==> flow/design.v <==
module mux #(parameter ADDR_WIDTH = 16) (
    output reg  [ADDR_WIDTH -1 :0] out,
    input  wire [ADDR_WIDTH -1 :0] a,
    input  wire [ADDR_WIDTH -1 :0] b,
    input  wire                    sel
);
always @(*) begin
    if (sel) begin
        out = a;
    end
    else begin
        out = b;
    end
end
endmodule
module demux #(parameter ADDR_WIDTH = 16) (
    output reg  [ADDR_WIDTH -1 :0] out1,
    output reg  [ADDR_WIDTH -1 :0] out2,
    input  wire [ADDR_WIDTH -1 :0] in,
    input  wire                    sel
);
always @(*) begin
    out1 = 'd0;
    out2 = 'd0;
    if (sel) begin
        out1 = in;
    end
    else begin
        out2 = in;
    end
end
endmodule
module RoundSaturate #(parameter    IN_WORD_LENGTH    = 9,  IN_INT_LENGTH    = 0, IN_FLOAT_LENGTH    = 8, 
                                    OUT_WORD_LENGTH   = 8, OUT_INT_LENGTH   = 0, OUT_FLOAT_LENGTH   = 7) (
    output reg  signed [OUT_WORD_LENGTH-1:0] i_round_saturated,
    output reg  signed [OUT_WORD_LENGTH-1:0] q_round_saturated,
    input  wire signed [IN_WORD_LENGTH -1:0] i_in,
    input  wire signed [IN_WORD_LENGTH -1:0] q_in
);
wire round_half_up_i;
wire round_half_up_q;
reg saturate_i;
reg saturate_q;
generate
    if (OUT_INT_LENGTH) begin
        assign round_half_up_i    = i_in[IN_FLOAT_LENGTH - OUT_FLOAT_LENGTH -1] && (~i_in[IN_FLOAT_LENGTH + OUT_INT_LENGTH -1 : IN_FLOAT_LENGTH - OUT_FLOAT_LENGTH ]);
        assign round_half_up_q    = q_in[IN_FLOAT_LENGTH - OUT_FLOAT_LENGTH -1] && (~q_in[IN_FLOAT_LENGTH + OUT_INT_LENGTH -1 : IN_FLOAT_LENGTH - OUT_FLOAT_LENGTH ]);
    end
    else begin
        assign round_half_up_i    = i_in[IN_FLOAT_LENGTH - OUT_FLOAT_LENGTH -1] && (~i_in[IN_FLOAT_LENGTH -1 : IN_FLOAT_LENGTH - OUT_FLOAT_LENGTH]); 
        assign round_half_up_q    = q_in[IN_FLOAT_LENGTH - OUT_FLOAT_LENGTH -1] && (~q_in[IN_FLOAT_LENGTH -1 : IN_FLOAT_LENGTH - OUT_FLOAT_LENGTH]);
    end
endgenerate
generate
        if (IN_INT_LENGTH>0 && OUT_INT_LENGTH >0) begin
            always @(*) begin                   
                i_round_saturated = round_half_up_i + {i_in[IN_WORD_LENGTH -1] ,    i_in[IN_FLOAT_LENGTH + OUT_INT_LENGTH -1 : IN_FLOAT_LENGTH ] ,   i_in[ IN_FLOAT_LENGTH -1 : IN_FLOAT_LENGTH - OUT_FLOAT_LENGTH ]};
                q_round_saturated = round_half_up_q + {q_in[IN_WORD_LENGTH -1] ,    q_in[IN_FLOAT_LENGTH + OUT_INT_LENGTH -1 : IN_FLOAT_LENGTH ] ,   q_in[ IN_FLOAT_LENGTH -1 : IN_FLOAT_LENGTH - OUT_FLOAT_LENGTH ]};
                if (i_in[IN_WORD_LENGTH -1]) begin
                    if (!(i_in[IN_FLOAT_LENGTH + IN_INT_LENGTH -1 : IN_FLOAT_LENGTH] == 'd0 || i_in[IN_INT_LENGTH  + IN_FLOAT_LENGTH -1 : IN_FLOAT_LENGTH + OUT_INT_LENGTH] == { ( IN_INT_LENGTH - OUT_INT_LENGTH ) {1'b1} }  )) begin
                        i_round_saturated = {i_in[IN_WORD_LENGTH -1] , { (OUT_WORD_LENGTH -1) {1'b0}} } ;
                    end
                end
                else begin
                    if (i_in[IN_INT_LENGTH  + IN_FLOAT_LENGTH -1 : IN_FLOAT_LENGTH + OUT_INT_LENGTH] ) begin
                       i_round_saturated [OUT_WORD_LENGTH -2:0] = { (OUT_WORD_LENGTH -1) {1'b1}} ;
                    end
                end
                if (q_in[IN_WORD_LENGTH -1]) begin
                    if ((!(q_in[IN_FLOAT_LENGTH + IN_INT_LENGTH -1 : IN_FLOAT_LENGTH] == 'd0 || q_in[IN_INT_LENGTH  + IN_FLOAT_LENGTH -1 : IN_FLOAT_LENGTH + OUT_INT_LENGTH] == { ( IN_INT_LENGTH - OUT_INT_LENGTH ) {1'b1} }  ))) begin
                        q_round_saturated = {q_in[IN_WORD_LENGTH -1] , { (OUT_WORD_LENGTH -1) {1'b0}} } ;
                    end
                end
                else begin
                    if (q_in[IN_INT_LENGTH + IN_FLOAT_LENGTH -1 : IN_FLOAT_LENGTH + OUT_INT_LENGTH]) begin
                       q_round_saturated [OUT_WORD_LENGTH -2:0] = { (OUT_WORD_LENGTH -1) {1'b1}};
                    end
                end 
                if (i_in == { (IN_WORD_LENGTH -1) {1'b1}}) begin
                    i_round_saturated = { (OUT_WORD_LENGTH -1) {1'b0}} ;
                end
                if (q_in == { (IN_WORD_LENGTH -1) {1'b1}}) begin
                    q_round_saturated = { (OUT_WORD_LENGTH -1) {1'b0}};
                end
            end
        end
        else if ((IN_INT_LENGTH>0) && (OUT_INT_LENGTH == 0)) begin
            always @(*) begin
                i_round_saturated = round_half_up_i + {i_in[IN_WORD_LENGTH -1] ,   i_in[ IN_FLOAT_LENGTH -1 : IN_FLOAT_LENGTH - OUT_FLOAT_LENGTH ]};
                q_round_saturated = round_half_up_q + {q_in[IN_WORD_LENGTH -1] ,   q_in[ IN_FLOAT_LENGTH -1 : IN_FLOAT_LENGTH - OUT_FLOAT_LENGTH ]};
                if (i_in[IN_WORD_LENGTH -1]) begin
                    if (!(&i_in[IN_FLOAT_LENGTH + IN_INT_LENGTH -1 : IN_FLOAT_LENGTH])) begin
                        i_round_saturated = {i_in[IN_WORD_LENGTH -1] , { (OUT_WORD_LENGTH -1) {1'b0}} };
                    end
                    if (&i_in[IN_FLOAT_LENGTH + IN_INT_LENGTH -1 : IN_FLOAT_LENGTH - OUT_FLOAT_LENGTH -1]) begin
                        i_round_saturated = { (OUT_WORD_LENGTH -1) {1'b0}};
                    end
                end
                else begin
                    if (i_in[IN_INT_LENGTH  + IN_FLOAT_LENGTH -1 : IN_FLOAT_LENGTH ]) begin
                       i_round_saturated [OUT_WORD_LENGTH -2:0] = { (OUT_WORD_LENGTH -1) {1'b1}}; 
                    end
                    if (&i_in[IN_FLOAT_LENGTH + IN_INT_LENGTH -1 : IN_FLOAT_LENGTH - OUT_FLOAT_LENGTH]) begin
                        i_round_saturated = { (OUT_WORD_LENGTH -1) {1'b1}};
                    end
                end
                if (q_in[IN_WORD_LENGTH -1]) begin
                    if (!(&q_in[IN_FLOAT_LENGTH + IN_INT_LENGTH -1 : IN_FLOAT_LENGTH])) begin
                        q_round_saturated = {q_in[IN_WORD_LENGTH -1] , { (OUT_WORD_LENGTH -1) {1'b0}} };
                    end
                    if (&q_in[IN_FLOAT_LENGTH + IN_INT_LENGTH -1 : IN_FLOAT_LENGTH - OUT_FLOAT_LENGTH -1]) begin
                        q_round_saturated = {(OUT_WORD_LENGTH -1){1'b0}};
                    end
                end
                else begin
                    if (q_in[IN_INT_LENGTH + IN_FLOAT_LENGTH -1 : IN_FLOAT_LENGTH]) begin
                       q_round_saturated [OUT_WORD_LENGTH -2:0] = { (OUT_WORD_LENGTH -1) {1'b1}};
                    end
                    if (&q_in[IN_FLOAT_LENGTH + IN_INT_LENGTH -1 : IN_FLOAT_LENGTH - OUT_FLOAT_LENGTH]) begin
                        q_round_saturated = {(OUT_WORD_LENGTH -1){1'b1}};
                    end
                end  
            end
        end
        else begin
            always @(*) begin
                i_round_saturated =   round_half_up_i +  {i_in[IN_WORD_LENGTH -1] ,i_in[ IN_FLOAT_LENGTH -1 : IN_FLOAT_LENGTH - OUT_FLOAT_LENGTH ]};
                q_round_saturated =   round_half_up_q +  {q_in[IN_WORD_LENGTH -1] ,q_in[ IN_FLOAT_LENGTH -1 : IN_FLOAT_LENGTH - OUT_FLOAT_LENGTH ]};
                if (&i_in[1+ IN_FLOAT_LENGTH -1 : IN_FLOAT_LENGTH - OUT_FLOAT_LENGTH -1]) begin
                    i_round_saturated = { (OUT_WORD_LENGTH -1) {1'b0}};
                end
                if (&q_in[1+ IN_FLOAT_LENGTH -1 : IN_FLOAT_LENGTH - OUT_FLOAT_LENGTH -1]) begin
                    q_round_saturated = { (OUT_WORD_LENGTH -1) {1'b0}};
                end
            end
        end
endgenerate
endmodule
module cmplx_mul #(parameter    IN1_WORD_LENGTH = 16, IN1_INT_LENGTH = 0, IN1_FLOAT_LENGTH = 15,         
                                IN2_WORD_LENGTH = 5,  IN2_INT_LENGTH = 0, IN2_FLOAT_LENGTH = 4,         
                                OUT_WORD_LENGTH = 12, OUT_INT_LENGTH = 0, OUT_FLOAT_LENGTH = 11 ) (     
    output wire signed [OUT_WORD_LENGTH-1:0]    out_i,
    output wire signed [OUT_WORD_LENGTH-1:0]    out_q,
    input  wire signed [IN1_WORD_LENGTH-1:0]    in1_i,
    input  wire signed [IN1_WORD_LENGTH-1:0]    in1_q,
    input  wire signed [IN2_WORD_LENGTH-1:0]    in2_i,
    input  wire signed [IN2_WORD_LENGTH-1:0]    in2_q
);
reg signed [1 + IN1_INT_LENGTH + IN2_INT_LENGTH + 2 + IN1_FLOAT_LENGTH + IN2_FLOAT_LENGTH -1:0] mul_i;
reg signed [1 + IN1_INT_LENGTH + IN2_INT_LENGTH + 2 + IN1_FLOAT_LENGTH + IN2_FLOAT_LENGTH -1:0] mul_q;
reg signed [IN2_WORD_LENGTH-1 +1 :0]    temp1;  
reg signed [IN1_WORD_LENGTH-1 +1 :0]    temp2;  
reg signed [IN1_WORD_LENGTH-1 +1 :0]    temp3;  
reg signed [1 + IN1_INT_LENGTH + IN2_INT_LENGTH + 1 + IN1_FLOAT_LENGTH + IN2_FLOAT_LENGTH -1:0]    temp11;  
reg signed [1 + IN1_INT_LENGTH + IN2_INT_LENGTH + 1 + IN1_FLOAT_LENGTH + IN2_FLOAT_LENGTH -1:0]    temp22; 
reg signed [1 + IN1_INT_LENGTH + IN2_INT_LENGTH + 1 + IN1_FLOAT_LENGTH + IN2_FLOAT_LENGTH -1:0]    temp33; 
always @(*) begin
        temp1 = in2_i + in2_q;
        temp2 = in1_i + in1_q;
        temp3 = in1_q - in1_i;
        temp11 = temp1 * in1_i;
        temp22 = temp2 * in2_q;
        temp33 = temp3 * in2_i;
        mul_i = temp11 - temp22;
        mul_q = temp11 + temp33;
end
RoundSaturate #(    .IN_WORD_LENGTH(1 + IN1_INT_LENGTH + IN2_INT_LENGTH + 2 + IN1_FLOAT_LENGTH + IN2_FLOAT_LENGTH) ,
                    .IN_INT_LENGTH(IN1_INT_LENGTH + IN2_INT_LENGTH + 2),
                    .IN_FLOAT_LENGTH(IN1_FLOAT_LENGTH + IN2_FLOAT_LENGTH),
                    .OUT_WORD_LENGTH(OUT_WORD_LENGTH), 
                    .OUT_INT_LENGTH(OUT_INT_LENGTH), 
                    .OUT_FLOAT_LENGTH(OUT_FLOAT_LENGTH) ) U0_RoundSaturate (
    .i_in(mul_i),
    .q_in(mul_q),
    .i_round_saturated(out_i),
    .q_round_saturated(out_q)
);
endmodule
module radix2 #(parameter   SAMPLE_WORD_LENGTH  = 8, SAMPLE_INT_LENGTH  = 0, SAMPLE_FLOAT_LENGTH  = 7, 
                            TWIDDLE_WORD_LENGTH = 8, TWIDDLE_INT_LENGTH = 0, TWIDDLE_FLOAT_LENGTH = 7) (
    output reg  signed [SAMPLE_WORD_LENGTH -1 :0] out1_i_reg,
    output reg  signed [SAMPLE_WORD_LENGTH -1 :0] out1_q_reg,
    output reg  signed [SAMPLE_WORD_LENGTH -1 :0] out2_i_reg,
    output reg  signed [SAMPLE_WORD_LENGTH -1 :0] out2_q_reg,
    input  wire signed [SAMPLE_WORD_LENGTH -1 :0] in1_i,
    input  wire signed [SAMPLE_WORD_LENGTH -1 :0] in1_q,
    input  wire signed [SAMPLE_WORD_LENGTH -1 :0] in2_i,
    input  wire signed [SAMPLE_WORD_LENGTH -1 :0] in2_q,
    input  wire signed [TWIDDLE_WORD_LENGTH-1 :0] twiddle1_i,
    input  wire signed [TWIDDLE_WORD_LENGTH-1 :0] twiddle1_q,
    input  wire signed [TWIDDLE_WORD_LENGTH-1 :0] twiddle2_i,
    input  wire signed [TWIDDLE_WORD_LENGTH-1 :0] twiddle2_q,
    input  wire                                   ff_en,
    input  wire                                   rst,
    input  wire                                   clk
);
reg  signed [SAMPLE_WORD_LENGTH+1 -1 :0] adder_i_out1,adder_q_out1,adder_i_out2,adder_q_out2;
wire signed [SAMPLE_WORD_LENGTH   -1 :0] out1_i,out1_q,out2_i,out2_q;
always @(posedge clk or negedge rst) begin
    if (!rst) begin
        out1_i_reg <= 'd0;
        out1_q_reg <= 'd0;
        out2_i_reg <= 'd0;
        out2_q_reg <= 'd0;
    end
    else begin
        if (ff_en) begin
            out1_i_reg <= out1_i;
            out1_q_reg <= out1_q;
            out2_i_reg <= out2_i;
            out2_q_reg <= out2_q;
        end
    end
end
always @(*) begin
    adder_i_out1  = in1_i + in2_i;
    adder_q_out1  = in1_q + in2_q;
    adder_i_out2  = in1_i - in2_i;
    adder_q_out2  = in1_q - in2_q;
end
cmplx_mul #(    .IN1_WORD_LENGTH(SAMPLE_WORD_LENGTH+1) , .IN1_INT_LENGTH(SAMPLE_INT_LENGTH+1) , .IN1_FLOAT_LENGTH(SAMPLE_FLOAT_LENGTH ) ,
                .IN2_WORD_LENGTH(TWIDDLE_WORD_LENGTH ) , .IN2_INT_LENGTH(TWIDDLE_INT_LENGTH ) , .IN2_FLOAT_LENGTH(TWIDDLE_FLOAT_LENGTH) ,
                .OUT_WORD_LENGTH(SAMPLE_WORD_LENGTH  ) , .OUT_INT_LENGTH(SAMPLE_INT_LENGTH  ) , .OUT_FLOAT_LENGTH(SAMPLE_FLOAT_LENGTH ) ) 
U1 (
    .out_i (out1_i),
    .out_q (out1_q),
    .in1_i (adder_i_out1),
    .in1_q (adder_q_out1),
    .in2_i (twiddle1_i),
    .in2_q (twiddle1_q)
);
cmplx_mul #(    .IN1_WORD_LENGTH(SAMPLE_WORD_LENGTH+1) , .IN1_INT_LENGTH(SAMPLE_INT_LENGTH+1) , .IN1_FLOAT_LENGTH(SAMPLE_FLOAT_LENGTH ) ,
                .IN2_WORD_LENGTH(TWIDDLE_WORD_LENGTH ) , .IN2_INT_LENGTH(TWIDDLE_INT_LENGTH ) , .IN2_FLOAT_LENGTH(TWIDDLE_FLOAT_LENGTH) ,
                .OUT_WORD_LENGTH(SAMPLE_WORD_LENGTH  ) , .OUT_INT_LENGTH(SAMPLE_INT_LENGTH  ) , .OUT_FLOAT_LENGTH(SAMPLE_FLOAT_LENGTH ) ) 
U2 (                    
    .out_i (out2_i),
    .out_q (out2_q),
    .in1_i (adder_i_out2),
    .in1_q (adder_q_out2),
    .in2_i (twiddle2_i),
    .in2_q (twiddle2_q)
);
endmodule
module fifo #(parameter WORD_LENGTH  = 8, FIFO_DEPTH = 8) (
    output reg  signed [WORD_LENGTH         -1 : 0] data_out,
    output wire                                     empty,
    output wire                                     full,
    output wire        [$clog2(FIFO_DEPTH)  -1 : 0] r_ptr_reg,
    output wire        [$clog2(FIFO_DEPTH)  -1 : 0] w_ptr_reg,
    input  wire signed [WORD_LENGTH         -1 : 0] data_in,
    input  wire                                     w_en,
    input  wire                                     r_en,
    input  wire                                     fft_done,
    input  wire                                     rst,
    input  wire                                     clk
);
localparam PTR_WIDTH = $clog2(FIFO_DEPTH)+1;
reg signed  [WORD_LENGTH -1 : 0] fifo [FIFO_DEPTH -1 : 0];
reg         [PTR_WIDTH   -1 : 0] w_ptr,w_ptr_temp;
reg         [PTR_WIDTH   -1 : 0] r_ptr,r_ptr_temp;
wire                             write;
wire                             read;
always @(posedge clk or negedge rst) begin
    if (!rst) begin
        data_out  <= 'd0;
        w_ptr_temp <= 'd0;
        r_ptr_temp <= 'd0;
    end
    else begin
        w_ptr_temp <= w_ptr;
        r_ptr_temp <= r_ptr;
        if (write) begin
            fifo[w_ptr_temp[PTR_WIDTH-2:0]] <= data_in;
        end
        if (read) begin
            data_out <= fifo[r_ptr_temp[PTR_WIDTH-2:0]];
        end
    end
end
always @(*) begin
    w_ptr = w_ptr_temp;
    r_ptr = r_ptr_temp;
    if (write) begin
        w_ptr = w_ptr_temp + 1'b1;
    end
    if (fft_done) begin
        r_ptr = 'd0;
    end else if (read) begin
        r_ptr = r_ptr_temp + 1'b1;
    end
end
assign full  = (w_ptr_temp[PTR_WIDTH-2:0] == r_ptr_temp[PTR_WIDTH-2:0]) &&  (w_ptr_temp[PTR_WIDTH-1] ^ r_ptr_temp[PTR_WIDTH-1]);
assign empty = (r_ptr_temp == w_ptr_temp);
assign write = w_en && !full;
assign read  = r_en && !empty;
assign w_ptr_reg = w_ptr_temp[$clog2(FIFO_DEPTH)-1 : 0];
assign r_ptr_reg = r_ptr_temp[$clog2(FIFO_DEPTH)-1 : 0];
endmodule
module twiddles #(parameter TWIDDLE_WORD_LENGTH = 8, TWIDDLE_INT_LENGTH = 0, TWIDDLE_FLOAT_LENGTH = 7) (
    output reg  signed  [TWIDDLE_WORD_LENGTH -1 : 0] twiddle_i_reg,
    output reg  signed  [TWIDDLE_WORD_LENGTH -1 : 0] twiddle_q_reg,
    input  wire         [3                   -1 : 0] address,
    input  wire         clk,
    input  wire         rst
);
reg signed [TWIDDLE_WORD_LENGTH -1 : 0] twiddle_i;
reg signed [TWIDDLE_WORD_LENGTH -1 : 0] twiddle_q;
always @(posedge clk or negedge rst) begin
    if (!rst) begin
        twiddle_i_reg <= 'd0;
        twiddle_q_reg <= 'd0;
    end
    else begin
        twiddle_i_reg <= twiddle_i;
        twiddle_q_reg <= twiddle_q;
    end
end
always @(*) begin
    case (address)
        'd0 :   begin 
                    twiddle_i = 8'b01111111; 
                    twiddle_q = 8'b00000000; 
                end
        'd1 :   begin
                    twiddle_i = 8'b01110110;  
                    twiddle_q = 8'b11001111;  
                end
        'd2 :   begin
                    twiddle_i = 8'b01011011;
                    twiddle_q = 8'b10100101;
                end 
        'd3 :   begin
                    twiddle_i = 8'b00110001;  
                    twiddle_q = 8'b10001010;  
                end
        'd4 :   begin
                    twiddle_i = 8'b00000000; 
                    twiddle_q = 8'b10000000; 
                end 
        'd5 :   begin
                    twiddle_i = 8'b11001111; 
                    twiddle_q = 8'b10001010; 
                end 
        'd6 :   begin
                    twiddle_i = 8'b10100101; 
                    twiddle_q = 8'b10100101; 
                end 
        'd7 :   begin
                    twiddle_i = 8'b10001010; 
                    twiddle_q = 8'b11001111; 
                end   
    endcase
end
endmodule
module ctrl #( parameter FIFO_DEPTH = 8) (
    output reg   [3                  -1:0]  twiddle_addr,
    output reg   [5                  -1:0]  counter_r,
    output reg                              fifo1_w_en,
    output reg                              fifo2_w_en,
    output reg                              twiddle_sel,
    output reg                              fifo1_r_en,
    output reg                              fifo2_r_en,
    output wire                             stage_num,
    output wire                             fft_done,
    output wire                             stage4,
    output wire                             idle,
    input  wire  [$clog2(FIFO_DEPTH)  -1:0] r_ptr1,
    input  wire  [$clog2(FIFO_DEPTH)  -1:0] r_ptr2,
    input  wire  [$clog2(FIFO_DEPTH)  -1:0] w_ptr1,
    input  wire  [$clog2(FIFO_DEPTH)  -1:0] w_ptr2,
    input  wire                             fft_strt,
    input  wire                             fifo1_full,
    input  wire                             fifo2_full,
    input  wire                             fifo1_empty,
    input  wire                             fifo2_empty,
    input  wire                             rst,
    input  wire                             clk
);
reg [3 -1 : 0] current_state,next_state;
reg [5 -1 : 0] counter;
reg [2 -1 : 0] stg2_counter,stg2_counter_r;
reg stage1_done, stage2_done, stage3_done, stage4_done ;
localparam  IDLE   = 3'b000,
            STAGE1 = 3'b001,
            STAGE2 = 3'b010,
            STAGE3 = 3'b011,
            STAGE4 = 3'b100;
always @(posedge clk or negedge rst) begin
    if (!rst) begin
        current_state  <= 'd0;
        counter_r      <= 'd0;
        stg2_counter_r <= 'd0;
    end
    else begin
        current_state  <= next_state;
        counter_r      <= counter;
        stg2_counter_r <= stg2_counter;
    end
end
always @(*) begin
    case (current_state)
        IDLE :      begin
                        if (fft_strt) begin
                            next_state = STAGE1;
                            counter = counter_r + 'd1;
                        end
                        else begin
                            next_state = IDLE;
                            counter    = 'd0;
                        end
                        stg2_counter   =  'd0;
                        twiddle_sel    = 1'b1;
                        twiddle_addr   =  'd0;
                        fifo1_w_en     =  'd0;
                        fifo2_w_en     =  'd0;
                        fifo1_r_en     =  'd0;
                        fifo2_r_en     =  'd0;
                        stage1_done    = 1'b0;
                        stage2_done    = 1'b0;
                        stage3_done    = 1'b0;
                        stage4_done    = 1'b0;
                    end
        STAGE1:     begin
                        stage1_done  = (w_ptr2 == 'd8);
                        stage2_done  = 1'b0;
                        stage3_done  = 1'b0;
                        stage4_done  = 1'b0;
                        twiddle_sel  = 1'b0;
                        stg2_counter =  'd0;
                        if (stage1_done) begin
                            next_state = STAGE2;
                            counter    = 'd31;
                        end
                        else begin
                            next_state = STAGE1;
                            counter    = counter_r + 1'b1;
                        end
                        if (counter_r[1:0] == 'd2) begin
                            twiddle_addr = 'd4;
                        end
                        else begin
                            twiddle_addr = 'd0;
                        end
                        fifo1_w_en  =  counter_r[1] && (w_ptr1 != 'd8);
                        fifo2_w_en  = ~counter_r[1] && (counter_r != 'd1);
                        fifo1_r_en  =  'd0;
                        fifo2_r_en  =  'd0; 
                    end
        STAGE2:     begin
                        stage1_done = 1'b0;
                        stage2_done = (r_ptr2 == 'd9) ;
                        stage3_done = 1'b0;
                        stage4_done = 1'b0;
                        if (stage2_done) begin
                            next_state = STAGE3;
                            counter    = 'd0;
                            stg2_counter = 'd0;
                        end
                        else begin
                            next_state = STAGE2;
                            counter    = counter_r + 1'b1;
                            if (stg2_counter_r < 'd3) begin  
                                stg2_counter = stg2_counter_r + 1'b1;
                            end
                            else begin
                                stg2_counter = stg2_counter_r;
                            end
                        end
                        case (counter_r[2:0])
                            'd3:  twiddle_addr = 'd0;
                            'd4:  twiddle_addr = 'd4;
                            'd5:  twiddle_addr = 'd2;
                            'd6:  twiddle_addr = 'd6; 
                            default: twiddle_addr = 'd0;
                        endcase
                        if (counter_r[2:0] > 'd5 ) begin
                            twiddle_sel  = ~counter_r[0];
                        end
                        else begin
                            twiddle_sel  = !(|counter_r[2:0]);
                        end
                        fifo1_w_en   = (counter_r[2:0] > 'd1) && (counter_r[2:0] < 'd6); 
                        fifo2_w_en   = ((counter_r[2:0] > 'd5) || (counter_r[2:0] < 'd2)) && (stg2_counter_r > 'd2);  
                        fifo1_r_en   =  counter_r[0];
                        fifo2_r_en   = ~counter_r[0];
                    end
        STAGE3:     begin
                        stage1_done  = 1'b0;
                        stage2_done  = 1'b0;
                        stage3_done  = (w_ptr2 == 'd7);
                        stage4_done  = 1'b0;
                        if (stage3_done) begin
                            next_state = STAGE4;
                            counter = 'd0;
                        end
                        else begin
                            next_state = STAGE3;
                            counter = counter_r + 'd1;
                        end
                        case (counter_r)
                            'd06:    twiddle_addr = 'd4;
                            'd07:    twiddle_addr = 'd2;
                            'd08:    twiddle_addr = 'd6;
                            'd09:    twiddle_addr = 'd1;
                            'd10:    twiddle_addr = 'd5;
                            'd11:    twiddle_addr = 'd3;
                            'd12:    twiddle_addr = 'd7;
                            default: twiddle_addr = 'd0;
                        endcase
                        stg2_counter =  'd0;
                        if (counter_r > 'd5) begin
                            twiddle_sel  = ~counter_r[0];
                        end 
                        else begin
                            twiddle_sel  = !(|counter_r);
                        end
                        fifo1_w_en   =  (counter_r < 'd8); 
                        fifo2_w_en   =  (counter_r > 'd7) && (counter_r < 'd16);
                        fifo1_r_en   =  counter_r[0];
                        fifo2_r_en   = ~counter_r[0];
                    end
        STAGE4:     begin
                        stage1_done  = 1'b0;
                        stage2_done  = 1'b0;
                        stage3_done  = 1'b0;
                        stage4_done  = (w_ptr2 == 'd0);
                        if (stage4_done) begin
                            next_state  = IDLE;
                            counter     = 'd0;
                        end
                        else begin
                            next_state  = STAGE4;
                            counter     = counter_r + 'd1;
                        end
                        twiddle_addr = 'd0;
                        twiddle_sel  = 'd0;
                        stg2_counter = 'd0;
                        fifo1_w_en   =  (counter_r < 'd8); 
                        fifo2_w_en   =  (counter_r > 'd7) && (counter_r < 'd16);
                        fifo1_r_en   =  counter_r[0];
                        fifo2_r_en   = ~counter_r[0];
                    end
        default:    begin
                        stage1_done  = 1'b0;
                        stage2_done  = 1'b0;
                        stage3_done  = 1'b0;
                        stage4_done  = 1'b0;
                        next_state   = IDLE;
                        counter      = 'd0;
                        twiddle_addr = 'd0;
                        twiddle_sel  = 'd0;
                        stg2_counter = 'd0;
                        fifo1_w_en   = 1'b0; 
                        fifo2_w_en   = 1'b0;
                        fifo1_r_en   = 1'b0;
                        fifo2_r_en   = 1'b0;
        end
    endcase
end
assign stage_num = (current_state[1] | current_state[2]);  
assign fft_done  = stage4_done;
assign stage4    = (current_state == STAGE4);
assign idle      = (current_state == IDLE);
endmodule
module fft #(parameter SAMPLE_WORD_LENGTH  = 8, SAMPLE_INT_LENGTH  = 0, SAMPLE_FLOAT_LENGTH  = 7, FIFO_DEPTH = 16) (
    output wire signed [SAMPLE_WORD_LENGTH -1 : 0]  fifo1_dout_i,
    output wire signed [SAMPLE_WORD_LENGTH -1 : 0]  fifo1_dout_q,
    output wire signed [SAMPLE_WORD_LENGTH -1 : 0]  fifo2_dout_i,
    output wire signed [SAMPLE_WORD_LENGTH -1 : 0]  fifo2_dout_q,
    input  wire signed [SAMPLE_WORD_LENGTH -1 : 0]  din_i,
    input  wire signed [SAMPLE_WORD_LENGTH -1 : 0]  din_q,
    input  wire                                     strt_pulse,
    input  wire                                     valid_in,
    input  wire                                     rst,
    input  wire                                     clk,
    output wire                                     idle,
    output wire                                     res_valid,
    output wire signed [SAMPLE_WORD_LENGTH -1 : 0]  res_i,
    output wire signed [SAMPLE_WORD_LENGTH -1 : 0]  res_q
);
localparam  TWIDDLE_WORD_LENGTH  = 8, 
            TWIDDLE_INT_LENGTH   = 0, 
            TWIDDLE_FLOAT_LENGTH = 7,
            PTR_WIDTH            = $clog2(FIFO_DEPTH);
wire in_sel;
wire signed [SAMPLE_WORD_LENGTH -1 :0] out1_i_reg;
wire signed [SAMPLE_WORD_LENGTH -1 :0] out1_q_reg;
wire signed [SAMPLE_WORD_LENGTH -1 :0] out2_i_reg;
wire signed [SAMPLE_WORD_LENGTH -1 :0] out2_q_reg;
wire signed [SAMPLE_WORD_LENGTH -1 :0] in1_i;
wire signed [SAMPLE_WORD_LENGTH -1 :0] in1_q;
wire signed [SAMPLE_WORD_LENGTH -1 :0] in2_i;
wire signed [SAMPLE_WORD_LENGTH -1 :0] in2_q;
wire signed [SAMPLE_WORD_LENGTH -1 :0] fifo1_din_i;
wire signed [SAMPLE_WORD_LENGTH -1 :0] fifo1_din_q;
wire signed [SAMPLE_WORD_LENGTH -1 :0] fifo2_din_i;
wire signed [SAMPLE_WORD_LENGTH -1 :0] fifo2_din_q;
reg  signed [SAMPLE_WORD_LENGTH -1 :0] din_i_r;
reg  signed [SAMPLE_WORD_LENGTH -1 :0] din_q_r;
wire signed [TWIDDLE_WORD_LENGTH-1 :0] twiddle1_i;
wire signed [TWIDDLE_WORD_LENGTH-1 :0] twiddle1_q;
wire signed [TWIDDLE_WORD_LENGTH-1 :0] twiddle2_i;
wire signed [TWIDDLE_WORD_LENGTH-1 :0] twiddle2_q;
wire signed [SAMPLE_WORD_LENGTH -1 :0] in_i,in_fb_i;
wire signed [SAMPLE_WORD_LENGTH -1 :0] in_q,in_fb_q;
reg valid_in_r,valid_in_r_r,valid_in_r_r_r,strt_pulse_r;
wire [5                  -1 : 0] counter;
wire [SAMPLE_WORD_LENGTH -1 : 0] temp_i, temp_q;
wire [PTR_WIDTH          -1 : 0] r_ptr1,r_ptr2,w_ptr1,w_ptr2;
mux #(.ADDR_WIDTH(SAMPLE_WORD_LENGTH)) mux_U3 (
    .out(in_fb_i),
    .a  (fifo2_dout_i),
    .b  (fifo1_dout_i),
    .sel(counter[0])
);
mux #(.ADDR_WIDTH(SAMPLE_WORD_LENGTH)) mux_U4 (
    .out(in_fb_q),
    .a  (fifo2_dout_q),
    .b  (fifo1_dout_q),
    .sel(counter[0])
);
wire stage_num;
mux #(.ADDR_WIDTH(SAMPLE_WORD_LENGTH)) mux_U5 (
    .out(in_i),
    .a  (in_fb_i),
    .b  (din_i_r),
    .sel(stage_num)
);
mux #(.ADDR_WIDTH(SAMPLE_WORD_LENGTH)) mux_U6 (
    .out(in_q),
    .a  (in_fb_q),
    .b  (din_q_r),
    .sel(stage_num)
);
demux #(.ADDR_WIDTH(SAMPLE_WORD_LENGTH)) demux_U0 (
    .out1(in2_i ),
    .out2(in1_i ),
    .in  (in_i ),
    .sel (counter[0])
);
demux #(.ADDR_WIDTH(SAMPLE_WORD_LENGTH)) demux_U1 (
    .out1(in2_q ),
    .out2(in1_q ),
    .in  (in_q  ),
    .sel (counter[0])
);
reg signed [TWIDDLE_WORD_LENGTH -1 : 0] twiddle1_i_r,twiddle1_q_r;
reg signed [SAMPLE_WORD_LENGTH  -1 : 0] in1_i_r,in1_q_r;
radix2 #(   .SAMPLE_WORD_LENGTH (SAMPLE_WORD_LENGTH), .SAMPLE_INT_LENGTH (SAMPLE_INT_LENGTH), .SAMPLE_FLOAT_LENGTH (SAMPLE_FLOAT_LENGTH),
            .TWIDDLE_WORD_LENGTH(TWIDDLE_WORD_LENGTH), .TWIDDLE_INT_LENGTH(TWIDDLE_INT_LENGTH), .TWIDDLE_FLOAT_LENGTH(TWIDDLE_FLOAT_LENGTH)) radix2_U0 (
    .out1_i_reg(out1_i_reg),
    .out1_q_reg(out1_q_reg),
    .out2_i_reg(out2_i_reg),
    .out2_q_reg(out2_q_reg),
    .in1_i     (in1_i_r),
    .in1_q     (in1_q_r),
    .in2_i     (in2_i),
    .in2_q     (in2_q),
    .twiddle1_i(twiddle1_i_r),
    .twiddle1_q(twiddle1_q_r),
    .twiddle2_i(twiddle2_i),
    .twiddle2_q(twiddle2_q),
    .ff_en     (counter[0]),
    .rst       (rst),
    .clk       (clk)
);
mux #(.ADDR_WIDTH(SAMPLE_WORD_LENGTH)) mux_U0 (
    .out(temp_i),
    .a  (out2_i_reg),
    .b  (out1_i_reg),
    .sel(counter[0])
);
mux #(.ADDR_WIDTH(SAMPLE_WORD_LENGTH)) mux_U1 (
    .out(temp_q),
    .a  (out2_q_reg ),
    .b  (out1_q_reg ),
    .sel(counter[0])
);
wire [SAMPLE_WORD_LENGTH*2 -1 : 0] fifo1_dout,fifo2_dout;
wire fifo1_full,fifo2_full,fifo1_w_en,fifo2_w_en,fifo1_r_en,fifo2_r_en,fifo1_empty,fifo2_empty;
demux #(.ADDR_WIDTH(SAMPLE_WORD_LENGTH)) demux_U2 (
    .out1(fifo1_din_i),
    .out2(fifo2_din_i),
    .in  (temp_i ),
    .sel (fifo1_w_en)
);
demux #(.ADDR_WIDTH(SAMPLE_WORD_LENGTH)) demux_U3 (
    .out1(fifo1_din_q),
    .out2(fifo2_din_q),
    .in  (temp_q ),
    .sel (fifo1_w_en)
);
wire fft_done;
fifo #(.WORD_LENGTH(2 * SAMPLE_WORD_LENGTH), .FIFO_DEPTH(FIFO_DEPTH)) fifo_U0 (
    .data_out  (fifo1_dout),
    .empty     (fifo1_empty),
    .full      (fifo1_full),
    .r_ptr_reg (r_ptr1),
    .w_ptr_reg (w_ptr1),
    .data_in   ({fifo1_din_i,fifo1_din_q}),
    .w_en      (fifo1_w_en && valid_in_r_r_r),
    .r_en      (fifo1_r_en),
    .fft_done  (fft_done),
    .rst       (rst),
    .clk       (clk)
); 
fifo #(.WORD_LENGTH(2 * SAMPLE_WORD_LENGTH), .FIFO_DEPTH(FIFO_DEPTH)) fifo_U1 (
    .data_out  (fifo2_dout),
    .empty     (fifo2_empty),
    .full      (fifo2_full),
    .r_ptr_reg (r_ptr2),
    .w_ptr_reg (w_ptr2),
    .data_in   ({fifo2_din_i,fifo2_din_q}),
    .w_en      (fifo2_w_en && valid_in_r_r_r),
    .r_en      (fifo2_r_en),
    .fft_done  (fft_done),
    .rst       (rst),
    .clk       (clk)
);
wire [TWIDDLE_WORD_LENGTH -1 : 0] twiddle_i_reg,twiddle_q_reg;
wire [3                   -1 : 0] address;
twiddles #(.TWIDDLE_WORD_LENGTH(TWIDDLE_WORD_LENGTH), .TWIDDLE_INT_LENGTH(TWIDDLE_INT_LENGTH), .TWIDDLE_FLOAT_LENGTH(TWIDDLE_FLOAT_LENGTH) ) twiddles_U0 (
    .twiddle_i_reg (twiddle_i_reg),
    .twiddle_q_reg (twiddle_q_reg),
    .address       (address),
    .clk           (clk),
    .rst           (rst)
);
wire            twiddle_sel;
wire            stage4;
ctrl #(.FIFO_DEPTH (FIFO_DEPTH)) ctrl_U0 (
    .twiddle_addr  (address),
    .counter_r     (counter),
    .fifo1_w_en    (fifo1_w_en),
    .fifo2_w_en    (fifo2_w_en),
    .r_ptr1        (r_ptr1),
    .r_ptr2        (r_ptr2),
    .w_ptr1        (w_ptr1),
    .w_ptr2        (w_ptr2),
    .twiddle_sel   (twiddle_sel),
    .fifo1_r_en    (fifo1_r_en),
    .fifo2_r_en    (fifo2_r_en),
    .stage_num     (stage_num),
    .stage4        (stage4),
    .idle          (idle),
    .fft_done      (fft_done),
    .fft_strt   (strt_pulse_r),
    .fifo1_full    (fifo1_full),
    .fifo2_full    (fifo2_full),
    .fifo1_empty   (fifo1_empty),
    .fifo2_empty   (fifo2_empty),
    .rst           (rst),
    .clk           (clk)
);
demux #(.ADDR_WIDTH(TWIDDLE_WORD_LENGTH)) demux_U4 (
    .out1(twiddle1_i ),
    .out2(twiddle2_i ),
    .in  (twiddle_i_reg),
    .sel (twiddle_sel)
);
demux #(.ADDR_WIDTH(TWIDDLE_WORD_LENGTH)) demux_U5 (
    .out1(twiddle1_q ),
    .out2(twiddle2_q ),
    .in  (twiddle_q_reg),
    .sel (twiddle_sel)
);
always @(posedge clk or negedge rst) begin
    if (!rst) begin
        twiddle1_i_r    <= 'd0;
        twiddle1_q_r    <= 'd0;
        in1_i_r         <= 'd0;
        in1_q_r         <= 'd0;
        din_i_r         <= 'd0;
        din_q_r         <= 'd0;
        valid_in_r      <= 'd0;
        valid_in_r_r    <= 'd0;
        valid_in_r_r_r  <= 'd0;
        strt_pulse_r    <= 'd0;
    end
    else begin
        if (twiddle_sel) begin
            twiddle1_i_r <= twiddle1_i;
            twiddle1_q_r <= twiddle1_q;
        end
        in1_i_r        <= in1_i;
        in1_q_r        <= in1_q;
        din_i_r        <= din_i;
        din_q_r        <= din_q;
        valid_in_r     <= valid_in;
        valid_in_r_r   <= valid_in_r;
        valid_in_r_r_r <= valid_in_r_r;
        strt_pulse_r   <= strt_pulse;
    end
end
assign fifo1_dout_i = $signed(fifo1_dout[2*SAMPLE_WORD_LENGTH -1 : SAMPLE_WORD_LENGTH]);
assign fifo1_dout_q = $signed(fifo1_dout[  SAMPLE_WORD_LENGTH -1 : 0                 ]);
assign fifo2_dout_i = $signed(fifo2_dout[2*SAMPLE_WORD_LENGTH -1 : SAMPLE_WORD_LENGTH]);
assign fifo2_dout_q = $signed(fifo2_dout[  SAMPLE_WORD_LENGTH -1 : 0                 ]);
assign res_valid = stage4 && valid_in_r_r_r && ((fifo1_w_en && !fifo1_full) || (fifo2_w_en && !fifo2_full));
assign res_i     = temp_i;
assign res_q     = temp_q;
endmodule
module fft16 (
    input  wire              clk,
    input  wire              rst_n,
    input  wire              start,
    input  wire signed [8:0] din_i,
    input  wire signed [8:0] din_q,
    output wire              ready,
    output wire              dout_valid,
    output wire signed [8:0] dout_i,
    output wire signed [8:0] dout_q
);
wire signed [8:0] fifo1_dout_i, fifo1_dout_q, fifo2_dout_i, fifo2_dout_q;
fft #(.SAMPLE_WORD_LENGTH(9), .SAMPLE_INT_LENGTH(0), .SAMPLE_FLOAT_LENGTH(8), .FIFO_DEPTH(16)) u_fft (
    .fifo1_dout_i (fifo1_dout_i),
    .fifo1_dout_q (fifo1_dout_q),
    .fifo2_dout_i (fifo2_dout_i),
    .fifo2_dout_q (fifo2_dout_q),
    .din_i        (din_i),
    .din_q        (din_q),
    .strt_pulse   (start),
    .valid_in     (1'b1),
    .rst          (rst_n),
    .clk          (clk),
    .idle         (ready),
    .res_valid    (dout_valid),
    .res_i        (dout_i),
    .res_q        (dout_q)
);
endmodule
Tool chain data of fft16
Tool output for the design above before and after an edit, in the order of the flow.
"before" refers to lines of the RTL above, "after" to lines of the edited file.
"diff" is "after" less "before", of the values as shown; "rel_change_pct" is that difference over "before", in percent.
{"block": "design", "design": "fft16", "clk_port": "clk", "cell_library": "sky130hd", "lib_corner": "tt_025C_1v80"}

The edit
The edit as a unified diff against the file above.
The edit is scripted: it alters the design's behaviour and was not made to optimise anything.
begin of diff
@@ -770,5 +770,4 @@
         twiddle1_q_r    <= 'd0;
         in1_i_r         <= 'd0;
-        in1_q_r         <= 'd0;
         din_i_r         <= 'd0;
         din_q_r         <= 'd0;
@@ -784,5 +783,4 @@
         end
         in1_i_r        <= in1_i;
-        in1_q_r        <= in1_q;
         din_i_r        <= din_i;
         din_q_r        <= din_q;
@@ -793,4 +791,5 @@
     end
 end
+always @(*) in1_q_r = in1_q;
 assign fifo1_dout_i = $signed(fifo1_dout[2*SAMPLE_WORD_LENGTH -1 : SAMPLE_WORD_LENGTH]);
 assign fifo1_dout_q = $signed(fifo1_dout[  SAMPLE_WORD_LENGTH -1 : 0                 ]);
end of diff

After elaboration
Counts by Yosys on the flattened word-level netlist (proc, flatten, opt, wreduce). Print and check cells are left out.
Yosys's memory passes give these memory sizes; they may raise the number of words (mostly to a power of two), join words into wider ones and drop unused or constant bits.
{"block": "classes", "item": "n_eq", "before": 82, "after": 82, "diff": 0, "rel_change_pct": 0.00}
{"block": "classes", "item": "addsub", "before": 25, "after": 25, "diff": 0, "rel_change_pct": 0.00}
{"block": "classes", "item": "n_reduce_logical", "before": 89, "after": 89, "diff": 0, "rel_change_pct": 0.00}
{"block": "classes", "item": "multipliers", "before": 6, "after": 6, "diff": 0, "rel_change_pct": 0.00}
{"block": "classes", "item": "cmp", "before": 10, "after": 10, "diff": 0, "rel_change_pct": 0.00}
{"block": "classes", "item": "mux", "before": 69, "after": 69, "diff": 0, "rel_change_pct": 0.00}
{"block": "classes", "item": "bitwise", "before": 9, "after": 9, "diff": 0, "rel_change_pct": 0.00}
{"block": "ops", "operator": "AND reduction 3 bit", "before": 36, "after": 36, "diff": 0, "rel_change_pct": 0.00}
{"block": "ops", "operator": "equality test 4 bit (second input constant)", "before": 32, "after": 32, "diff": 0, "rel_change_pct": 0.00}
{"block": "ops", "operator": "2-to-1 mux 9 bit", "before": 30, "after": 30, "diff": 0, "rel_change_pct": 0.00}
{"block": "ops", "operator": "logical AND 1 bit", "before": 17, "after": 17, "diff": 0, "rel_change_pct": 0.00}
{"block": "ops", "operator": "equality test 4 x 3 -> 1 bit (second input constant)", "before": 16, "after": 16, "diff": 0, "rel_change_pct": 0.00}
{"block": "ops", "operator": "2-to-1 mux 5 bit", "before": 9, "after": 9, "diff": 0, "rel_change_pct": 0.00}
{"block": "ops", "operator": "equality test 4 x 2 -> 1 bit (second input constant)", "before": 8, "after": 8, "diff": 0, "rel_change_pct": 0.00}
{"block": "ops", "operator": "logical NOT 1 bit", "before": 7, "after": 7, "diff": 0, "rel_change_pct": 0.00}
{"block": "ops", "operator": "2-to-1 mux 1 bit", "before": 7, "after": 7, "diff": 0, "rel_change_pct": 0.00}
{"block": "ops", "operator": "adder 5 x 1 -> 5 bit (second input constant)", "before": 6, "after": 6, "diff": 0, "rel_change_pct": 0.00}
{"block": "ops", "operator": "2-to-1 mux 8 bit", "before": 6, "after": 6, "diff": 0, "rel_change_pct": 0.00}
{"block": "ops", "operator": "equality test 5 x 4 -> 1 bit (second input constant)", "before": 5, "after": 5, "diff": 0, "rel_change_pct": 0.00}
Not every row of either side is listed.
{"block": "bits", "item": "input_bits", "before": 21, "after": 21, "diff": 0, "rel_change_pct": 0.00}
{"block": "bits", "item": "output_inout_bits", "before": 20, "after": 20, "diff": 0, "rel_change_pct": 0.00}
{"block": "bits", "item": "word_cells", "before": 347, "after": 346, "diff": -1, "rel_change_pct": -0.29}
{"block": "bits", "item": "clocked_rd_ports_x_width", "before": 15, "after": 15, "diff": 0, "rel_change_pct": 0.00}
{"block": "bits", "item": "reg_bits", "before": 742, "after": 733, "diff": -9, "rel_change_pct": -1.21}
{"block": "bits", "item": "romBits", "before": 120, "after": 120, "diff": 0, "rel_change_pct": 0.00}
{"block": "bits", "item": "mem_count", "before": 1, "after": 1, "diff": 0, "rel_change_pct": 0.00}
{"block": "mem_list", "item": "mem_shapes", "before": "8 x 15 bit 1R0W", "after": "8 x 15 bit 1R0W"}

Depth
Longest topological path by Yosys (ltp), each cell counted once; first at word level (registers and memories cut), then after technology mapping (sequential cells cut; the memories' decode and read muxes count).
{"block": "depth", "item": "depth_word", "before": 14, "after": 14, "diff": 0, "rel_change_pct": 0.00}
{"block": "depth", "item": "abc_area", "before": "0", "after": "0"}
{"block": "depth", "item": "mapped_depth", "before": 55, "after": 57, "diff": 2, "rel_change_pct": 3.64}

Netlist
The flow's flattened synthesis, as Yosys stat reports it; memories are mapped. The netlist is that of the ABC_AREA named above (0 if unset); the other value can give another one.
{"block": "by_type", "type": "sky130_fd_sc_hd__nor3_1", "before": 32, "after": 59, "diff": 27, "rel_change_pct": 84.38}
{"block": "by_type", "type": "sky130_fd_sc_hd__nor2_1", "before": 368, "after": 343, "diff": -25, "rel_change_pct": -6.79}
{"block": "by_type", "type": "sky130_fd_sc_hd__o21bai_1", "before": 34, "after": 56, "diff": 22, "rel_change_pct": 64.71}
{"block": "by_type", "type": "sky130_fd_sc_hd__a211oi_1", "before": 4, "after": 26, "diff": 22, "rel_change_pct": 550.00}
{"block": "by_type", "type": "sky130_fd_sc_hd__o21ai_0", "before": 145, "after": 128, "diff": -17, "rel_change_pct": -11.72}
{"block": "by_type", "type": "sky130_fd_sc_hd__nand2_1", "before": 374, "after": 389, "diff": 15, "rel_change_pct": 4.01}
{"block": "by_type", "type": "sky130_fd_sc_hd__xor2_1", "before": 90, "after": 77, "diff": -13, "rel_change_pct": -14.44}
{"block": "by_type", "type": "sky130_fd_sc_hd__inv_1", "before": 659, "after": 650, "diff": -9, "rel_change_pct": -1.37}
{"block": "by_type", "type": "sky130_fd_sc_hd__dfrtp_1", "before": 168, "after": 159, "diff": -9, "rel_change_pct": -5.36}
{"block": "by_type", "type": "sky130_fd_sc_hd__buf_1", "before": 12, "after": 21, "diff": 9, "rel_change_pct": 75.00}
Not every row of either side is listed.
{"block": "synth_totals", "item": "ffs", "before": 744, "after": 735, "diff": -9, "rel_change_pct": -1.21}
{"block": "synth_totals", "item": "yosys_area_um2", "before": 52904.5, "after": 52474.1, "diff": -430.4, "rel_change_pct": -0.81}
{"block": "synth_totals", "item": "n_buf", "before": 153, "after": 158, "diff": 5, "rel_change_pct": 3.27}
{"block": "synth_totals", "item": "mapped_cells", "before": 4821, "after": 4805, "diff": -16, "rel_change_pct": -0.33}
By module: a second synthesis without flattening, with its own total; a netlist apart from the flattened one above.
{"block": "hier_totals", "item": "hier_cells", "before": 5352, "after": 5340, "diff": -12, "rel_change_pct": -0.22}
{"block": "hier_totals", "item": "area_unflattened_um2", "before": 58302.2, "after": 57979.4, "diff": -322.8, "rel_change_pct": -0.55}
Each row is one instance without its submodules.
{"block": "by_module_before", "mod": "fifo", "mod_seq_area_um2": 9349.0, "instances": 2, "cells": 772, "mod_area_um2": 12425.7}
{"block": "by_module_before", "mod": "cmplx_mul", "mod_seq_area_um2": 0.0, "instances": 2, "cells": 1467, "mod_area_um2": 12250.5}
{"block": "by_module_before", "mod": "radix2", "mod_seq_area_um2": 900.9, "instances": 1, "cells": 291, "mod_area_um2": 2879.0}
{"block": "by_module_before", "mod": "fft", "mod_seq_area_um2": 1401.3, "instances": 1, "cells": 80, "mod_area_um2": 1684.1}
{"block": "by_module_before", "mod": "RoundSaturate", "mod_seq_area_um2": 0.0, "instances": 2, "cells": 88, "mod_area_um2": 624.3}
{"block": "by_module_before", "mod": "ctrl #(FIFO_DEPTH=16)", "mod_seq_area_um2": 250.2, "instances": 1, "cells": 114, "mod_area_um2": 929.6}
{"block": "by_module_before", "mod": "mux #(ADDR_WIDTH=9)", "mod_seq_area_um2": 0.0, "instances": 6, "cells": 10, "mod_area_um2": 146.4}
before: Further modules, not shown: 4.
{"block": "by_module_after", "mod": "fifo", "mod_seq_area_um2": 9349.0, "instances": 2, "cells": 772, "mod_area_um2": 12425.7}
{"block": "by_module_after", "mod": "cmplx_mul", "mod_seq_area_um2": 0.0, "instances": 2, "cells": 1466, "mod_area_um2": 12216.7}
{"block": "by_module_after", "mod": "radix2", "mod_seq_area_um2": 900.9, "instances": 1, "cells": 291, "mod_area_um2": 2879.0}
{"block": "by_module_after", "mod": "fft", "mod_seq_area_um2": 1176.1, "instances": 1, "cells": 71, "mod_area_um2": 1458.9}
{"block": "by_module_after", "mod": "RoundSaturate", "mod_seq_area_um2": 0.0, "instances": 2, "cells": 88, "mod_area_um2": 624.3}
{"block": "by_module_after", "mod": "ctrl #(FIFO_DEPTH=16)", "mod_seq_area_um2": 250.2, "instances": 1, "cells": 113, "mod_area_um2": 899.6}
{"block": "by_module_after", "mod": "mux #(ADDR_WIDTH=9)", "mod_seq_area_um2": 0.0, "instances": 6, "cells": 10, "mod_area_um2": 146.4}
after: Further modules, not shown: 4.

Path before layout
Path of least setup slack by OpenSTA after synthesis, without wires, with an ideal clock, recovery checks aside; 20% of the period is set as input and as output delay. Where synthesis merged equal registers, the netlist keeps one of their names.
{"block": "synth_timing", "item": "path_kind", "before": "register to register", "after": "register to register"}
{"block": "synth_timing", "item": "startpoint", "before": "register u_fft.ctrl_U0.counter_r[0]", "after": "register u_fft.ctrl_U0.counter_r[0]"}
{"block": "synth_timing", "item": "endpoint", "before": "register u_fft.radix2_U0.out2_q_reg[7]", "after": "register u_fft.radix2_U0.out2_i_reg[7]"}
{"block": "synth_timing", "item": "stages", "before": 49, "after": 56, "diff": 7, "rel_change_pct": 14.29}
{"block": "synth_timing", "item": "tclk_ns", "before": 10.0, "after": 10.0, "diff": 0.0, "rel_change_pct": 0.00}
{"block": "synth_timing", "item": "n_path_buf", "before": 5, "after": 6, "diff": 1, "rel_change_pct": 20.00}
{"block": "synth_timing", "item": "arrival_ns", "before": 10.856, "after": 12.006, "diff": 1.150, "rel_change_pct": 10.59}
{"block": "synth_timing", "item": "path_delay_ns", "before": 10.955, "after": 12.093, "diff": 1.138, "rel_change_pct": 10.39}
{"block": "synth_timing", "item": "slack_ns", "before": -0.956, "after": -2.093, "diff": -1.137}
{"block": "synth_timing", "item": "t_first_pin_ns", "before": 0.000, "after": 0.000, "diff": 0.000}
{"block": "synth_timing", "item": "period_less_setup_slack_ns", "before": 10.956, "after": 12.093, "diff": 1.137, "rel_change_pct": 10.38}
"path_delay_ns" is the arrival time less input delay plus setup time.
"stages": output pins that drive a net of the path, with the launching flip-flop's if there is one; two outputs of one cell count as two.
"period_less_setup_slack_ns" = period - worst setup slack (recovery checks aside). The figure is calculated, with input and output delays left at 20% of the set period.
Between the ends stands the longest chain of elaborated cells between them, by number of cells; it is not shown to be the way that was timed. Of several equally long chains one is given.
A line is the first line of the expression or statement that the cell stems from. Yosys adds cells for indexed reads and writes and turns some case tables into memories.
{"block": "synth_between_before", "path_cell_list": "sky130_fd_sc_hd__dfrtp_1 -> sky130_fd_sc_hd__buf_6 -> sky130_fd_sc_hd__inv_1 -> sky130_fd_sc_hd__clkbuf_1 -> sky130_fd_sc_hd__clkbuf_1 -> sky130_fd_sc_hd__ha_1 -> sky130_fd_sc_hd__nor2b_1 -> sky130_fd_sc_hd__a211o_1 -> [... 33 more ...] -> sky130_fd_sc_hd__nor2_1 -> sky130_fd_sc_hd__nor2_1 -> sky130_fd_sc_hd__ha_1 -> sky130_fd_sc_hd__nand3_2 -> sky130_fd_sc_hd__a2111oi_0 -> sky130_fd_sc_hd__a211oi_2 -> sky130_fd_sc_hd__xnor2_1 -> sky130_fd_sc_hd__a311oi_1", "elab_chain_len": 14, "cells_between": 37, "classes_between": "6 x add/sub; 2 x mul; 2 x compare; 16 x mux; 2 x logic; 9 x reduce/logical"}
{"block": "synth_rtl_before", "item": "start: declaration", "line": 357, "text": "output reg   [5                  -1:0]  counter_r,"}
{"block": "synth_rtl_before", "item": "start: assignment", "line": 391, "text": "counter_r      <= 'd0;"}
{"block": "synth_rtl_before", "item": "start: assignment", "line": 396, "text": "counter_r      <= counter;"}
{"block": "synth_rtl_before", "item": "OR reduction 5 bit", "line": 515, "text": "twiddle_sel  = !(|counter_r);"}
{"block": "synth_rtl_before", "item": "logical NOT 1 bit", "line": 515}
{"block": "synth_rtl_before", "item": "2-to-1 mux 1 bit", "line": 511, "text": "if (counter_r > 'd5) begin"}
{"block": "synth_rtl_before", "item": "case mux 1 bit (select 3 bit)", "line": 401, "text": "case (current_state)"}
{"block": "synth_rtl_before", "item": "[... 7 more ...]"}
{"block": "synth_rtl_before", "item": "2-to-1 mux 8 bit", "line": 116, "text": "if (q_in[IN_INT_LENGTH + IN_FLOAT_LENGTH -1 : IN_FLOAT_LENGTH]) begin"}
{"block": "synth_rtl_before", "item": "2-to-1 mux 9 bit", "line": 119, "text": "if (&q_in[IN_FLOAT_LENGTH + IN_INT_LENGTH -1 : IN_FLOAT_LENGTH - OUT_FLOAT_LENGTH]) begin"}
{"block": "synth_rtl_before", "item": "2-to-1 mux 9 bit", "line": 107, "text": "if (q_in[IN_WORD_LENGTH -1]) begin"}
{"block": "synth_rtl_before", "item": "end: assignment", "line": 204, "text": "out2_q_reg <= 'd0;"}
{"block": "synth_rtl_before", "item": "end: assignment", "line": 211, "text": "out2_q_reg <= out2_q;"}
{"block": "synth_rtl_before", "item": "end: declaration", "line": 184, "text": "output reg  signed [SAMPLE_WORD_LENGTH -1 :0] out2_q_reg,"}
{"block": "synth_between_after", "path_cell_list": "sky130_fd_sc_hd__dfrtp_1 -> sky130_fd_sc_hd__clkbuf_1 -> sky130_fd_sc_hd__inv_2 -> sky130_fd_sc_hd__buf_1 -> sky130_fd_sc_hd__clkbuf_1 -> sky130_fd_sc_hd__ha_1 -> sky130_fd_sc_hd__or3b_1 -> sky130_fd_sc_hd__a311oi_4 -> [... 40 more ...] -> sky130_fd_sc_hd__nor2_1 -> sky130_fd_sc_hd__and3_1 -> sky130_fd_sc_hd__a211oi_1 -> sky130_fd_sc_hd__a211oi_1 -> sky130_fd_sc_hd__and4_1 -> sky130_fd_sc_hd__a31oi_1 -> sky130_fd_sc_hd__a32oi_1 -> sky130_fd_sc_hd__a22oi_1", "elab_chain_len": 14, "cells_between": 38, "classes_between": "6 x add/sub; 2 x mul; 2 x compare; 17 x mux; 2 x logic; 9 x reduce/logical"}
{"block": "synth_rtl_after", "item": "start: declaration", "line": 357, "text": "output reg   [5                  -1:0]  counter_r,"}
{"block": "synth_rtl_after", "item": "start: assignment", "line": 391, "text": "counter_r      <= 'd0;"}
{"block": "synth_rtl_after", "item": "start: assignment", "line": 396, "text": "counter_r      <= counter;"}
{"block": "synth_rtl_after", "item": "OR reduction 5 bit", "line": 515, "text": "twiddle_sel  = !(|counter_r);"}
{"block": "synth_rtl_after", "item": "logical NOT 1 bit", "line": 515}
{"block": "synth_rtl_after", "item": "2-to-1 mux 1 bit", "line": 511, "text": "if (counter_r > 'd5) begin"}
{"block": "synth_rtl_after", "item": "case mux 1 bit (select 3 bit)", "line": 401, "text": "case (current_state)"}
{"block": "synth_rtl_after", "item": "[... 7 more ...]"}
{"block": "synth_rtl_after", "item": "2-to-1 mux 8 bit", "line": 100, "text": "if (i_in[IN_INT_LENGTH  + IN_FLOAT_LENGTH -1 : IN_FLOAT_LENGTH ]) begin"}
{"block": "synth_rtl_after", "item": "2-to-1 mux 9 bit", "line": 103, "text": "if (&i_in[IN_FLOAT_LENGTH + IN_INT_LENGTH -1 : IN_FLOAT_LENGTH - OUT_FLOAT_LENGTH]) begin"}
{"block": "synth_rtl_after", "item": "2-to-1 mux 9 bit", "line": 91, "text": "if (i_in[IN_WORD_LENGTH -1]) begin"}
{"block": "synth_rtl_after", "item": "end: assignment", "line": 203, "text": "out2_i_reg <= 'd0;"}
{"block": "synth_rtl_after", "item": "end: assignment", "line": 210, "text": "out2_i_reg <= out2_i;"}
{"block": "synth_rtl_after", "item": "end: declaration", "line": 183, "text": "output reg  signed [SAMPLE_WORD_LENGTH -1 :0] out2_i_reg,"}

Timing after layout
From the final timing report of the runs of set A: the path of least setup slack in the routed layout; clock arrival at registers is part of the times.
{"block": "layout_timing", "item": "path_kind", "before": "register to register", "after": "register to register"}
{"block": "layout_timing", "item": "startpoint", "before": "register u_fft.ctrl_U0.current_state[2]", "after": "register u_fft.ctrl_U0.counter_r[0]"}
{"block": "layout_timing", "item": "endpoint", "before": "register u_fft.radix2_U0.out1_q_reg[7]", "after": "register u_fft.radix2_U0.out2_i_reg[7]"}
{"block": "layout_timing", "item": "t_first_pin_ns", "before": 0.66, "after": 0.66, "diff": 0.00, "rel_change_pct": 0.00}
{"block": "layout_timing", "item": "tclk_ns", "before": 9.91, "after": 9.91, "diff": 0.00, "rel_change_pct": 0.00}
{"block": "layout_timing", "item": "arrival_ns", "before": 10.23, "after": 10.69, "diff": 0.46, "rel_change_pct": 4.50}
{"block": "layout_timing", "item": "stages", "before": 46, "after": 50, "diff": 4, "rel_change_pct": 8.70}
{"block": "layout_timing", "item": "slack_ns", "before": 0.22, "after": -0.24, "diff": -0.46}
{"block": "layout_timing", "item": "n_path_buf", "before": 4, "after": 4, "diff": 0, "rel_change_pct": 0.00}
Between the ends stands the longest chain of elaborated cells between them, by number of cells; it is not shown to be the way that was timed. Of several equally long chains one is given.
{"block": "layout_between_before", "path_cell_list": "sky130_fd_sc_hd__dfrtp_2 -> sky130_fd_sc_hd__or2_4 -> sky130_fd_sc_hd__buf_4 -> sky130_fd_sc_hd__and2_0 -> sky130_fd_sc_hd__o21ai_1 -> sky130_fd_sc_hd__buf_4 -> sky130_fd_sc_hd__ha_2 -> sky130_fd_sc_hd__o21a_1 -> [... 30 more ...] -> sky130_fd_sc_hd__nand3b_1 -> sky130_fd_sc_hd__mux2i_2 -> sky130_fd_sc_hd__o311ai_4 -> sky130_fd_sc_hd__or4b_1 -> sky130_fd_sc_hd__nand4_1 -> sky130_fd_sc_hd__xor2_1 -> sky130_fd_sc_hd__a21oi_1 -> sky130_fd_sc_hd__a21oi_1", "elab_chain_len": 13, "cells_between": 23, "cone_lines": 16, "classes_between": "5 x add/sub; 2 x mul; 9 x mux; 2 x logic; 5 x reduce/logical"}
{"block": "layout_rtl_before", "item": "start: declaration", "line": 379, "text": "reg [3 -1 : 0] current_state,next_state;"}
{"block": "layout_rtl_before", "item": "start: assignment", "line": 390, "text": "current_state  <= 'd0;"}
{"block": "layout_rtl_before", "item": "start: assignment", "line": 395, "text": "current_state  <= next_state;"}
{"block": "layout_rtl_before", "item": "OR 1 bit", "line": 560, "text": "assign stage_num = (current_state[1] | current_state[2]);"}
{"block": "layout_rtl_before", "item": "2-to-1 mux 9 bit", "line": 8, "text": "if (sel) begin"}
{"block": "layout_rtl_before", "item": "2-to-1 mux 9 bit", "line": 25, "text": "if (sel) begin"}
{"block": "layout_rtl_before", "item": "adder 9 x 9 -> 10 bit", "line": 217, "text": "adder_q_out1  = in1_q + in2_q;"}
{"block": "layout_rtl_before", "item": "[... 6 more ...]"}
{"block": "layout_rtl_before", "item": "2-to-1 mux 8 bit", "line": 116, "text": "if (q_in[IN_INT_LENGTH + IN_FLOAT_LENGTH -1 : IN_FLOAT_LENGTH]) begin"}
{"block": "layout_rtl_before", "item": "2-to-1 mux 9 bit", "line": 119, "text": "if (&q_in[IN_FLOAT_LENGTH + IN_INT_LENGTH -1 : IN_FLOAT_LENGTH - OUT_FLOAT_LENGTH]) begin"}
{"block": "layout_rtl_before", "item": "2-to-1 mux 9 bit", "line": 107, "text": "if (q_in[IN_WORD_LENGTH -1]) begin"}
{"block": "layout_rtl_before", "item": "end: assignment", "line": 202, "text": "out1_q_reg <= 'd0;"}
{"block": "layout_rtl_before", "item": "end: assignment", "line": 209, "text": "out1_q_reg <= out1_q;"}
{"block": "layout_rtl_before", "item": "end: declaration", "line": 182, "text": "output reg  signed [SAMPLE_WORD_LENGTH -1 :0] out1_q_reg,"}
{"block": "layout_between_after", "path_cell_list": "sky130_fd_sc_hd__dfrtp_4 -> sky130_fd_sc_hd__inv_8 -> sky130_fd_sc_hd__ha_4 -> sky130_fd_sc_hd__or3b_4 -> sky130_fd_sc_hd__a311oi_4 -> sky130_fd_sc_hd__nor2_4 -> sky130_fd_sc_hd__buf_12 -> sky130_fd_sc_hd__nand2_8 -> [... 34 more ...] -> sky130_fd_sc_hd__nor2_1 -> sky130_fd_sc_hd__and3_1 -> sky130_fd_sc_hd__a211oi_2 -> sky130_fd_sc_hd__a211oi_2 -> sky130_fd_sc_hd__nand2_1 -> sky130_fd_sc_hd__o311a_1 -> sky130_fd_sc_hd__a32oi_1 -> sky130_fd_sc_hd__a22oi_1", "elab_chain_len": 14, "cells_between": 38, "classes_between": "6 x add/sub; 2 x mul; 2 x compare; 17 x mux; 2 x logic; 9 x reduce/logical"}
{"block": "layout_rtl_after", "item": "start: declaration", "line": 357, "text": "output reg   [5                  -1:0]  counter_r,"}
{"block": "layout_rtl_after", "item": "start: assignment", "line": 391, "text": "counter_r      <= 'd0;"}
{"block": "layout_rtl_after", "item": "start: assignment", "line": 396, "text": "counter_r      <= counter;"}
{"block": "layout_rtl_after", "item": "OR reduction 5 bit", "line": 515, "text": "twiddle_sel  = !(|counter_r);"}
{"block": "layout_rtl_after", "item": "logical NOT 1 bit", "line": 515}
{"block": "layout_rtl_after", "item": "2-to-1 mux 1 bit", "line": 511, "text": "if (counter_r > 'd5) begin"}
{"block": "layout_rtl_after", "item": "case mux 1 bit (select 3 bit)", "line": 401, "text": "case (current_state)"}
{"block": "layout_rtl_after", "item": "[... 7 more ...]"}
{"block": "layout_rtl_after", "item": "2-to-1 mux 8 bit", "line": 100, "text": "if (i_in[IN_INT_LENGTH  + IN_FLOAT_LENGTH -1 : IN_FLOAT_LENGTH ]) begin"}
{"block": "layout_rtl_after", "item": "2-to-1 mux 9 bit", "line": 103, "text": "if (&i_in[IN_FLOAT_LENGTH + IN_INT_LENGTH -1 : IN_FLOAT_LENGTH - OUT_FLOAT_LENGTH]) begin"}
{"block": "layout_rtl_after", "item": "2-to-1 mux 9 bit", "line": 91, "text": "if (i_in[IN_WORD_LENGTH -1]) begin"}
{"block": "layout_rtl_after", "item": "end: assignment", "line": 203, "text": "out2_i_reg <= 'd0;"}
{"block": "layout_rtl_after", "item": "end: assignment", "line": 210, "text": "out2_i_reg <= out2_i;"}
{"block": "layout_rtl_after", "item": "end: declaration", "line": 183, "text": "output reg  signed [SAMPLE_WORD_LENGTH -1 :0] out2_i_reg,"}

Measured runs
Both versions went through the flow (Yosys, OpenROAD) with the same settings in each pair. Constraints: input delay and output delay 20% of the set period each, output load 0.01 pF.
{"block": "flow_settings_set_A", "period_ns": 9.91, "CAP_MARGIN": 20, "CORE_MARGIN": 2, "CORE_UTILIZATION": 40, "SLEW_MARGIN": 20}
{"block": "results_set_A", "item": "worstSetupSlack_ns", "before": 0.221, "after": -0.242, "diff": -0.463}
{"block": "results_set_A", "item": "final_setup_tns_ns", "before": 0.000, "after": -0.568, "diff": -0.568}
{"block": "results_set_A", "item": "timing.achieved_period_ns", "before": 9.689, "after": 10.152, "diff": 0.463, "rel_change_pct": 4.78}
{"block": "results_set_A", "item": "total_die_area_um2", "before": 135185.0, "after": 134099.0, "diff": -1086.0, "rel_change_pct": -0.80}
{"block": "results_set_A", "item": "worst_hold_slack_ns", "before": 0.350, "after": 0.351, "diff": 0.001}
{"block": "results_set_A", "item": "layout_stdcell_area_um2", "before": 64679.5, "after": 65631.7, "diff": 952.2, "rel_change_pct": 1.47}
{"block": "results_set_A", "item": "synth_chip_area_um2", "before": 52904.5, "after": 52474.1, "diff": -430.4, "rel_change_pct": -0.81}
{"block": "results_set_A", "item": "finalUtil_pct", "before": 49.3, "after": 50.6, "diff": 1.3}
{"block": "flow_settings_set_B", "CAP_MARGIN": 35, "CELL_PAD_IN_SITES_DETAIL_PLACEMENT": 1, "CELL_PAD_IN_SITES_GLOBAL_PLACEMENT": 3, "CORE_MARGIN": 8, "CORE_UTILIZATION": 25, "CTS_CLUSTER_DIAMETER": 292, "MAX_ROUTING_LAYER": "met4", "PLACE_DENSITY_LB_ADDON": 0.13, "SETUP_SLACK_MARGIN": 2.27, "SLEW_MARGIN": 35, "period_ns": 16.3}
{"block": "results_set_B", "item": "worstSetupSlack_ns", "before": 3.708, "after": 2.994, "diff": -0.714}
{"block": "results_set_B", "item": "final_setup_tns_ns", "before": 0.000, "after": 0.000, "diff": 0.000}
{"block": "results_set_B", "item": "timing.achieved_period_ns", "before": 12.592, "after": 13.306, "diff": 0.714, "rel_change_pct": 5.67}
{"block": "results_set_B", "item": "total_die_area_um2", "before": 226595.0, "after": 224813.0, "diff": -1782.0, "rel_change_pct": -0.79}
{"block": "results_set_B", "item": "worst_hold_slack_ns", "before": 0.350, "after": 0.349, "diff": -0.001}
{"block": "results_set_B", "item": "layout_stdcell_area_um2", "before": 60930.9, "after": 60431.7, "diff": -499.2, "rel_change_pct": -0.82}
{"block": "results_set_B", "item": "synth_chip_area_um2", "before": 52904.5, "after": 52474.1, "diff": -430.4, "rel_change_pct": -0.81}
{"block": "results_set_B", "item": "finalUtil_pct", "before": 28.8, "after": 28.9, "diff": 0.1}
By "timing.achieved_period_ns" is meant the clock period of the run minus its worst setup slack. This is arithmetic on one report: input and output delays are still those of the set period (20% each).
